==> flow/design.v <==
module add_op(input [31:0] A, input [31:0] B, output [31:0] result);
    assign result = A + B;
endmodule
module sub_op(input [31:0] A, input [31:0] B, output [31:0] result);
    assign result = A - B;
endmodule
module and_op(input [31:0] A, input [31:0] B, output [31:0] result);
    assign result = A & B;
endmodule
module or_op(input [31:0] A, input [31:0] B, output [31:0] result);
    assign result = A | B;
endmodule
module xor_op(input [31:0] A, input [31:0] B, output [31:0] result);
    assign result = A ^ B;
endmodule
module nor_op(input [31:0] A, input [31:0] B, output [31:0] result);
    assign result = ~(A | B);
endmodule
module not_op(input [31:0] A, output [31:0] result);
    assign result = ~A;
endmodule
module sll_op(input [31:0] A, input [31:0] B, output [31:0] result);
    assign result = A << B;
endmodule
module srl_op(input [31:0] A, input [31:0] B, output [31:0] result);
    assign result = A >> B;
endmodule
module sra_op(input [31:0] A, input [31:0] B, output [31:0] result);
    assign result = A >> B;
endmodule
module inc_op(input [31:0] A, output [31:0] result);
    assign result = A + 4;
endmodule
module dec_op(input [31:0] A, output [31:0] result);
    assign result = A - 4;
endmodule
module slt_op(input [31:0] A, input [31:0] B, output [31:0] result);
    assign result = (A < B) ? 32'b1 : 32'b0;
endmodule
module sgt_op(input [31:0] A, input [31:0] B, output [31:0] result);
    assign result = (A > B) ? 32'b1 : 32'b0;
endmodule
module lui_op(input [31:0] B, output [31:0] result);
    assign result = {B[15:0], 16'b0};
endmodule
module alu(
    input [31:0] A,
    input [31:0] B,
    input [3:0] opcode,
    output [31:0] result
);
    wire [31:0] add_result;
    wire [31:0] sub_result;
    wire [31:0] and_result;
    wire [31:0] or_result;
    wire [31:0] xor_result;
    wire [31:0] nor_result;
    wire [31:0] not_result;
    wire [31:0] sll_result;
    wire [31:0] srl_result;
    wire [31:0] sra_result;
    wire [31:0] inc_result;
    wire [31:0] dec_result;
    wire [31:0] slt_result;
    wire [31:0] sgt_result;
    wire [31:0] lui_result;
    add_op add(A, B, add_result);
    sub_op sub(A, B, sub_result);
    and_op and_gate(A, B, and_result);
    or_op or_gate(A, B, or_result);
    xor_op xor_gate(A, B, xor_result);
    nor_op nor_gate(A, B, nor_result);
    not_op not_gate(A, not_result);
    sll_op sll(A, B,sll_result);
    srl_op srl(A, B,srl_result);
    sra_op sra(A, B,sra_result);
    inc_op inc(A,  inc_result);
    dec_op dec(A, dec_result);
    slt_op slt(A, B, slt_result);
    sgt_op sgt(A, B, sgt_result);
    lui_op lui(B, lui_result);
    assign result = (opcode == 4'b0000) ? add_result : 
                    (opcode == 4'b0001) ? sub_result :
                    (opcode == 4'b0010) ? and_result :
                    (opcode == 4'b0011) ? or_result :
                    (opcode == 4'b0100) ? xor_result :
                    (opcode == 4'b0101) ? nor_result :
                    (opcode == 4'b0110) ? not_result :
                    (opcode == 4'b0111) ? sll_result :
                    (opcode == 4'b1000) ? srl_result :
                    (opcode == 4'b1001) ? sra_result :
                    (opcode == 4'b1010) ? inc_result :
                    (opcode == 4'b1011) ? dec_result :
                    (opcode == 4'b1100) ? slt_result :
                    (opcode == 4'b1101) ? sgt_result :
                    (opcode == 4'b1110) ? lui_result : 32'b0;
endmodule
module register_bank(
    input clk,
    input rst,
    input [3:0] read_reg1,
    input [3:0] read_reg2,
    input [3:0] write_reg,
    input [31:0] write_data,
    input write_enable,
    output reg [31:0] data_out1,
    output reg [31:0] data_out2,
    output [15:0] output_display
);
    reg [31:0] registers [15:0];  
    reg [15:0] out_display_reg;
    integer i;
    always @(posedge clk or posedge rst) begin
        if (rst) begin
            for (i = 0; i < 16; i = i + 1)
                registers[i] <= (i == 0 || i == 15) ? 32'd0 : i * 10;
        end else if (write_enable) begin
            registers[write_reg] <= write_data;  
        end
    end
    always @(*) begin
        data_out1 = registers[read_reg1];
        data_out2 = registers[read_reg2];
    end
    always @(posedge clk) begin
        out_display_reg <= registers[write_reg][15:0];  
    end
    assign output_display = out_display_reg;
endmodule
module top_processor(
    input clk,
    input rst,
    input [3:0] rx,      
    input [3:0] ry,      
    input [3:0] rz,      
    input [3:0] op,      
    input write_en,      
    output [31:0] result_out   
);
    wire [31:0] operand1;
    wire [31:0] operand2;
    wire [31:0] alu_result;
    reg [31:0] result_reg;
    always @(posedge clk or posedge rst) begin
        if (rst)
            result_reg <= 32'b0;
        else
            result_reg <= alu_result;
    end
    register_bank reg_bank(
        .clk(clk),
        .rst(rst),
        .read_reg1(ry),
        .read_reg2(rz),
        .write_reg(rx),
        .write_data(alu_result),
        .write_enable(write_en),
        .data_out1(operand1),
        .data_out2(operand2),
        .output_display()
    );
    alu alu_unit(
        .A(operand1),
        .B(operand2),
        .opcode(op),
        .result(alu_result)
    );
    assign result_out = result_reg;
endmodule
* Tool chain data of top_processor
The steps from the RTL of top_processor to its reports follow in flow order.
Lines are those of the file above, counted from 1.
Operators: Yosys type, input widths -> output width; for muxes data width and select width s.
The mark - stands for no value.
- Design top :: top_processor
- Clock input :: clk
- Cell library :: sky130hd
- Corner :: tt_025C_1v80

* Word level
Source: Yosys, flattened and elaborated. Widths are those after wreduce. Registers that Yosys merges into a memory's read port (data or address) are not register bits. Print and check cells do not count. Equal cells are merged and count once.
- Reduce/logical cells :: 20
- Shift-type cells :: 2
- Bitwise operators :: 5
- Equality and inequality tests :: 59
- $add $sub $neg :: 4
- Order comparisons :: 2
- Multiplexer cells :: 19
** Operators with widths (count)
- $pmux 32 s16 :: 2
- $mux 32 :: 15
- $eq 4x4->1 const B :: 31
- $not 32->32 :: 2
- $eq 4x3->1 const B :: 16
- $reduce_and 2->1 :: 16
- $add 32x3->32 const B :: 1
- $sub 32x3->32 const B :: 1
- $add 32x32->32 :: 1
- $sub 32x32->32 :: 1
- $gt 32x32->1 :: 1
- $lt 32x32->1 :: 1
- $and 32x32->32 :: 1
- $or 32x32->32 :: 1
- $xor 32x32->32 :: 1
- $shl 32x32->32 :: 1
- $shr 32x32->32 :: 1
- $eq 4x2->1 const B :: 8
- $eq 4x1->1 const B :: 4
- $logic_not 4->1 :: 4
- $mux 1 :: 2
- Register bits after elaboration :: 544

* Longest topological paths
Depth = most cells in a row (Yosys ltp): at word level without a register or memory, in the mapped netlist without a sequential cell, where the memories' decode and read muxes count.
- Word-level depth :: 18
- ABC_AREA :: 1
- Mapped depth :: 34
- Gate-level depth less buffers :: 31

* Netlist
Source: synth_stat.txt of the flow (Yosys; design flattened, memories mapped). It holds for the ABC_AREA given above (unset counts as 0); a run with the other value may have another netlist.
** Cell types
- sky130_fd_sc_hd__dfrtp_1 :: count 501, area in all 1.25E+04 µm²
- sky130_fd_sc_hd__nand2_1 :: count 3285, area in all 1.23E+04 µm²
- sky130_fd_sc_hd__nand3_1 :: count 615, area in all 3.08E+03 µm²
- sky130_fd_sc_hd__nor2_1 :: count 562, area in all 2.11E+03 µm²
- sky130_fd_sc_hd__inv_1 :: count 407, area in all 1.53E+03 µm²
- sky130_fd_sc_hd__dfstp_2 :: count 43, area in all 1.13E+03 µm²
- sky130_fd_sc_hd__ha_1 :: count 90, area in all 1126.08 µm²
- sky130_fd_sc_hd__o21ai_0 :: count 182, area in all 910.874 µm²
- sky130_fd_sc_hd__a21oi_1 :: count 145, area in all 725.696 µm²
- sky130_fd_sc_hd__clkbuf_1 :: count 192, area in all 720.691 µm²
- sky130_fd_sc_hd__nand4_1 :: count 109, area in all 681.904 µm²
- sky130_fd_sc_hd__buf_2 :: count 110, area in all 550.528 µm²
- sky130_fd_sc_hd__xor2_1 :: count 35, area in all 306.544 µm²
- sky130_fd_sc_hd__o21ai_1 :: count 55, area in all 275.264 µm²
- sky130_fd_sc_hd__nand4_2 :: count 16, area in all 200.192 µm²
- sky130_fd_sc_hd__nor3_1 :: count 39, area in all 195.187 µm²
- sky130_fd_sc_hd__or2_2 :: count 29, area in all 181.424 µm²
- sky130_fd_sc_hd__a211oi_1 :: count 23, area in all 172.666 µm²
Not listed: further types 39, cells in them 277.
- Flip-flops :: 544
- Cells in the netlist :: 6715
- Buffer cells :: 339
- Cell area after synthesis :: 40747.8 µm²

* Worst setup path after synthesis
OpenSTA on the mapped netlist: ideal clock, no wires. The path of least setup slack (recovery checks aside). Input and output delay are each 20% of the period. Register names are those of the netlist, which keeps one name where synthesis merged equal registers.
- Kind :: input-to-reg
- From :: input rz[1]
- To :: register reg_bank.registers[4][24]
- Library setup time :: 118 ps
- Clock period :: 8000 ps
- Input delay :: 1600 ps
- Path buffers :: 5
- Data arrival time :: 5437 ps
- Setup slack :: 2445 ps
- Path delay :: 3955 ps
- Stages on the path :: 33
- Data required time :: 7882 ps
- Launch time at the first pin :: 1600 ps
- Period reached after synthesis :: 5555 ps
"path delay" is the arrival time less input delay plus setup time.
"stages on the path": output pins that drive a net of the path, with the launching flip-flop's if there is one; two outputs of one cell count as two.
"period reached after synthesis" is the clock period less the worst setup slack; recovery checks do not enter. This is arithmetic on one report: input and output delays are still those of the set period (20% each).
Between the ends stands the longest chain of elaborated cells between them, by number of cells; it is not shown to be the way that was timed. Of several equally long chains one is given.
Each line given opens the expression or statement behind the cell; cells for indexed reads and writes are added by Yosys, which also makes memories of some case tables.
- Cells stage by stage :: sky130_fd_sc_hd__buf_2 -> sky130_fd_sc_hd__inv_1 -> sky130_fd_sc_hd__nand2_2 -> sky130_fd_sc_hd__nor2_4 -> sky130_fd_sc_hd__buf_2 -> sky130_fd_sc_hd__nand2_1 -> sky130_fd_sc_hd__o21ai_0 -> sky130_fd_sc_hd__a211oi_1 -> sky130_fd_sc_hd__nand3_1 -> sky130_fd_sc_hd__o21ai_2 -> sky130_fd_sc_hd__clkbuf_1 -> sky130_fd_sc_hd__buf_1 -> sky130_fd_sc_hd__ha_1 -> sky130_fd_sc_hd__ha_1 -> sky130_fd_sc_hd__inv_1 -> sky130_fd_sc_hd__nand2_1 -> sky130_fd_sc_hd__nand2_1 -> sky130_fd_sc_hd__nand2_1 -> sky130_fd_sc_hd__a21oi_1 -> sky130_fd_sc_hd__nor2_1 -> sky130_fd_sc_hd__nor2_1 -> sky130_fd_sc_hd__o21ai_1 -> sky130_fd_sc_hd__nand2_1 -> sky130_fd_sc_hd__nand2_1 -> sky130_fd_sc_hd__nand2_1 -> sky130_fd_sc_hd__nand2_1 -> sky130_fd_sc_hd__nand2_1 -> sky130_fd_sc_hd__nand2_1 -> sky130_fd_sc_hd__nand2_1 -> sky130_fd_sc_hd__nand3_1 -> sky130_fd_sc_hd__buf_2 -> sky130_fd_sc_hd__nand3_1 -> sky130_fd_sc_hd__nand2_1
- Cells in the longest elaborated chain :: 17
- Elaborated cells on any way between the ends :: 40
- Those cells by class :: add/sub: 2; eq/ne: 15; shift: 2; mux: 16; logic: 4; reduce/logical: 1
** RTL lines, path after synthesis
- start, declared :: line 135 : input [3:0] rz,
- $eq 4x4->1 :: line 123 : data_out2 = registers[read_reg2];
- $pmux 32 s16 :: line 123
- $mux 32 :: line 96 : (opcode == 4'b1110) ? lui_result : 32'b0;
- $mux 32 :: line 95 : (opcode == 4'b1101) ? sgt_result :
- $mux 32 :: line 94 : (opcode == 4'b1100) ? slt_result :
- $mux 32 :: line 93 : (opcode == 4'b1011) ? dec_result :
- $mux 32 :: line 92 : (opcode == 4'b1010) ? inc_result :
- [... 3 more ...]
- $mux 32 :: line 88 : (opcode == 4'b0110) ? not_result :
- $mux 32 :: line 87 : (opcode == 4'b0101) ? nor_result :
- $mux 32 :: line 86 : (opcode == 4'b0100) ? xor_result :
- $mux 32 :: line 85 : (opcode == 4'b0011) ? or_result :
- $mux 32 :: line 84 : (opcode == 4'b0010) ? and_result :
- $mux 32 :: line 83 : (opcode == 4'b0001) ? sub_result :
- $mux 32 :: line 82 : assign result = (opcode == 4'b0000) ? add_result :
- end, assigned :: line 116 : registers[i] <= (i == 0 || i == 15) ? 32'd0 : i * 10;
- end, assigned :: line 118 : registers[write_reg] <= write_data;
- end, declared :: line 110 : reg [31:0] registers [15:0];

* Worst path after layout
From the final timing report of run 3: the path of least setup slack in the routed layout; clock arrival at registers is part of the times.
The path's times are printed in steps of 10 ps; the period is the one set.
- Kind :: input-to-reg
- From :: input rz[2]
- To :: register reg_bank.registers[6][12]
- Library setup time :: 70 ps
- Input delay :: 1250 ps
- Clock period :: 6250 ps
- Data arrival time :: 6890 ps
- Setup slack :: -80 ps
- Stages on the path :: 32
- Launch time at the first pin :: 1250 ps
- Data required time :: 6800 ps
- Path buffers :: 9
Between the ends stands the longest chain of elaborated cells between them, by number of cells; it is not shown to be the way that was timed. Of several equally long chains one is given.
- Cells stage by stage :: sky130_fd_sc_hd__clkdlybuf4s50_1 -> sky130_fd_sc_hd__buf_4 -> sky130_fd_sc_hd__nand2_2 -> sky130_fd_sc_hd__buf_12 -> sky130_fd_sc_hd__nor2_2 -> sky130_fd_sc_hd__buf_12 -> sky130_fd_sc_hd__buf_4 -> sky130_fd_sc_hd__nand2_1 -> sky130_fd_sc_hd__o21ai_1 -> sky130_fd_sc_hd__nor2_1 -> sky130_fd_sc_hd__nand2_1 -> sky130_fd_sc_hd__o22ai_1 -> sky130_fd_sc_hd__nand3_1 -> sky130_fd_sc_hd__nor2_2 -> sky130_fd_sc_hd__buf_12 -> sky130_fd_sc_hd__nand2_4 -> sky130_fd_sc_hd__buf_4 -> sky130_fd_sc_hd__o21ai_1 -> sky130_fd_sc_hd__buf_4 -> sky130_fd_sc_hd__nand2_1 -> sky130_fd_sc_hd__nand2_1 -> sky130_fd_sc_hd__nand3_1 -> sky130_fd_sc_hd__nor2_1 -> sky130_fd_sc_hd__a21oi_1 -> sky130_fd_sc_hd__o21ai_1 -> sky130_fd_sc_hd__o21ai_1 -> sky130_fd_sc_hd__nand3_1 -> sky130_fd_sc_hd__nor2_1 -> sky130_fd_sc_hd__nand4_2 -> sky130_fd_sc_hd__buf_12 -> sky130_fd_sc_hd__nand2_1 -> sky130_fd_sc_hd__nand2_1
- Cells in the longest elaborated chain :: 13
- Elaborated cells on any way between the ends :: 35
- Those cells by class :: add/sub: 2; eq/ne: 15; shift: 2; mux: 11; logic: 4; reduce/logical: 1
** RTL lines, path after layout
- start, declared :: line 135 : input [3:0] rz,
- $eq 4x4->1 :: line 123 : data_out2 = registers[read_reg2];
- $pmux 32 s16 :: line 123
- $shr 32x32->32 :: line 29 : assign result = A >> B;
- $mux 32 :: line 91 : (opcode == 4'b1001) ? sra_result :
- $mux 32 :: line 90 : (opcode == 4'b1000) ? srl_result :
- $mux 32 :: line 89 : (opcode == 4'b0111) ? sll_result :
- $mux 32 :: line 88 : (opcode == 4'b0110) ? not_result :
- $mux 32 :: line 87 : (opcode == 4'b0101) ? nor_result :
- $mux 32 :: line 86 : (opcode == 4'b0100) ? xor_result :
- $mux 32 :: line 85 : (opcode == 4'b0011) ? or_result :
- $mux 32 :: line 84 : (opcode == 4'b0010) ? and_result :
- $mux 32 :: line 83 : (opcode == 4'b0001) ? sub_result :
- $mux 32 :: line 82 : assign result = (opcode == 4'b0000) ? add_result :
- end, assigned :: line 116 : registers[i] <= (i == 0 || i == 15) ? 32'd0 : i * 10;
- end, assigned :: line 118 : registers[write_reg] <= write_data;
- end, declared :: line 110 : reg [31:0] registers [15:0];

Hand-over note for top_processor

Top module top_processor; platform sky130hd; tools Yosys and OpenROAD; 3 stored runs in no particular order. Input and output delays are each 20% of the period that was set; the output load is 0.01 pF.
"reached clock period" = clock period - worst setup slack. The figure is calculated, with input and output delays left at 20% of the set period.
"time used up by the worst setup path" is the time allowed to the run's worst setup path (the clock period less input and output delay, where it has them) less its slack. Clock arrival times count: a late capture clock shortens it, a late launch clock lengthens it.
"power consumption" rests on the timing tool's default activity at the inputs, not on a simulated workload.
"time used up by the worst setup path" is given in steps of 10 ps.

** Run 1
- Settings :: ABC_AREA=1; CELL_PAD_IN_SITES_DETAIL_PLACEMENT=1; CORE_UTILIZATION=64; HOLD_SLACK_MARGIN=0.05; MIN_ROUTING_LAYER=met2; PLACE_DENSITY_LB_ADDON=0.13; SLEW_MARGIN=25; TNS_END_PERCENT=90; period_ns=8.0; CAP_MARGIN=20; CORE_MARGIN=2
- Outcome :: stopped before the end: placement reported DPL-0033

** Run 2
- Settings :: ABC_AREA=0; CELL_PAD_IN_SITES_DETAIL_PLACEMENT=1; CELL_PAD_IN_SITES_GLOBAL_PLACEMENT=1; CORE_ASPECT_RATIO=0.82; CORE_MARGIN=10; CORE_UTILIZATION=37; CTS_CLUSTER_DIAMETER=159; GPL_ROUTABILITY_DRIVEN=0; MAX_ROUTING_LAYER=met4; MIN_ROUTING_LAYER=met2; PLACE_DENSITY=0.78; SLEW_MARGIN=15; period_ns=11.0; CAP_MARGIN=20
- Outcome :: stopped before the end: routing reported GRT-0116

** Run 3
- Settings :: ABC_AREA=1; CELL_PAD_IN_SITES_GLOBAL_PLACEMENT=3; CORE_ASPECT_RATIO=1.32; CORE_UTILIZATION=37; CTS_CLUSTER_DIAMETER=111; CTS_CLUSTER_SIZE=82; GPL_ROUTABILITY_DRIVEN=0; MIN_ROUTING_LAYER=met1; PLACE_DENSITY=0.42; SETUP_SLACK_MARGIN=-0.19; period_ns=6.25; CAP_MARGIN=20; CORE_MARGIN=2; SLEW_MARGIN=20
- Area of the synthesized netlist :: 40,747.8 µm²
- Total die area :: 112,826.0 µm²
- Standard-cell area of the final layout :: 52,083.7 µm²
- Utilization after routing :: 47.8%
- Setup slack of the critical path :: -85 ps
- Sum of negative setup slack :: -1,081 ps
- Smallest hold slack :: 486 ps
- Power consumption :: 0.017997 W
- Reached clock period :: 6,335 ps
- Time used up by the worst setup path :: 5,080 ps
- Critical path type :: input-to-reg

End of note.
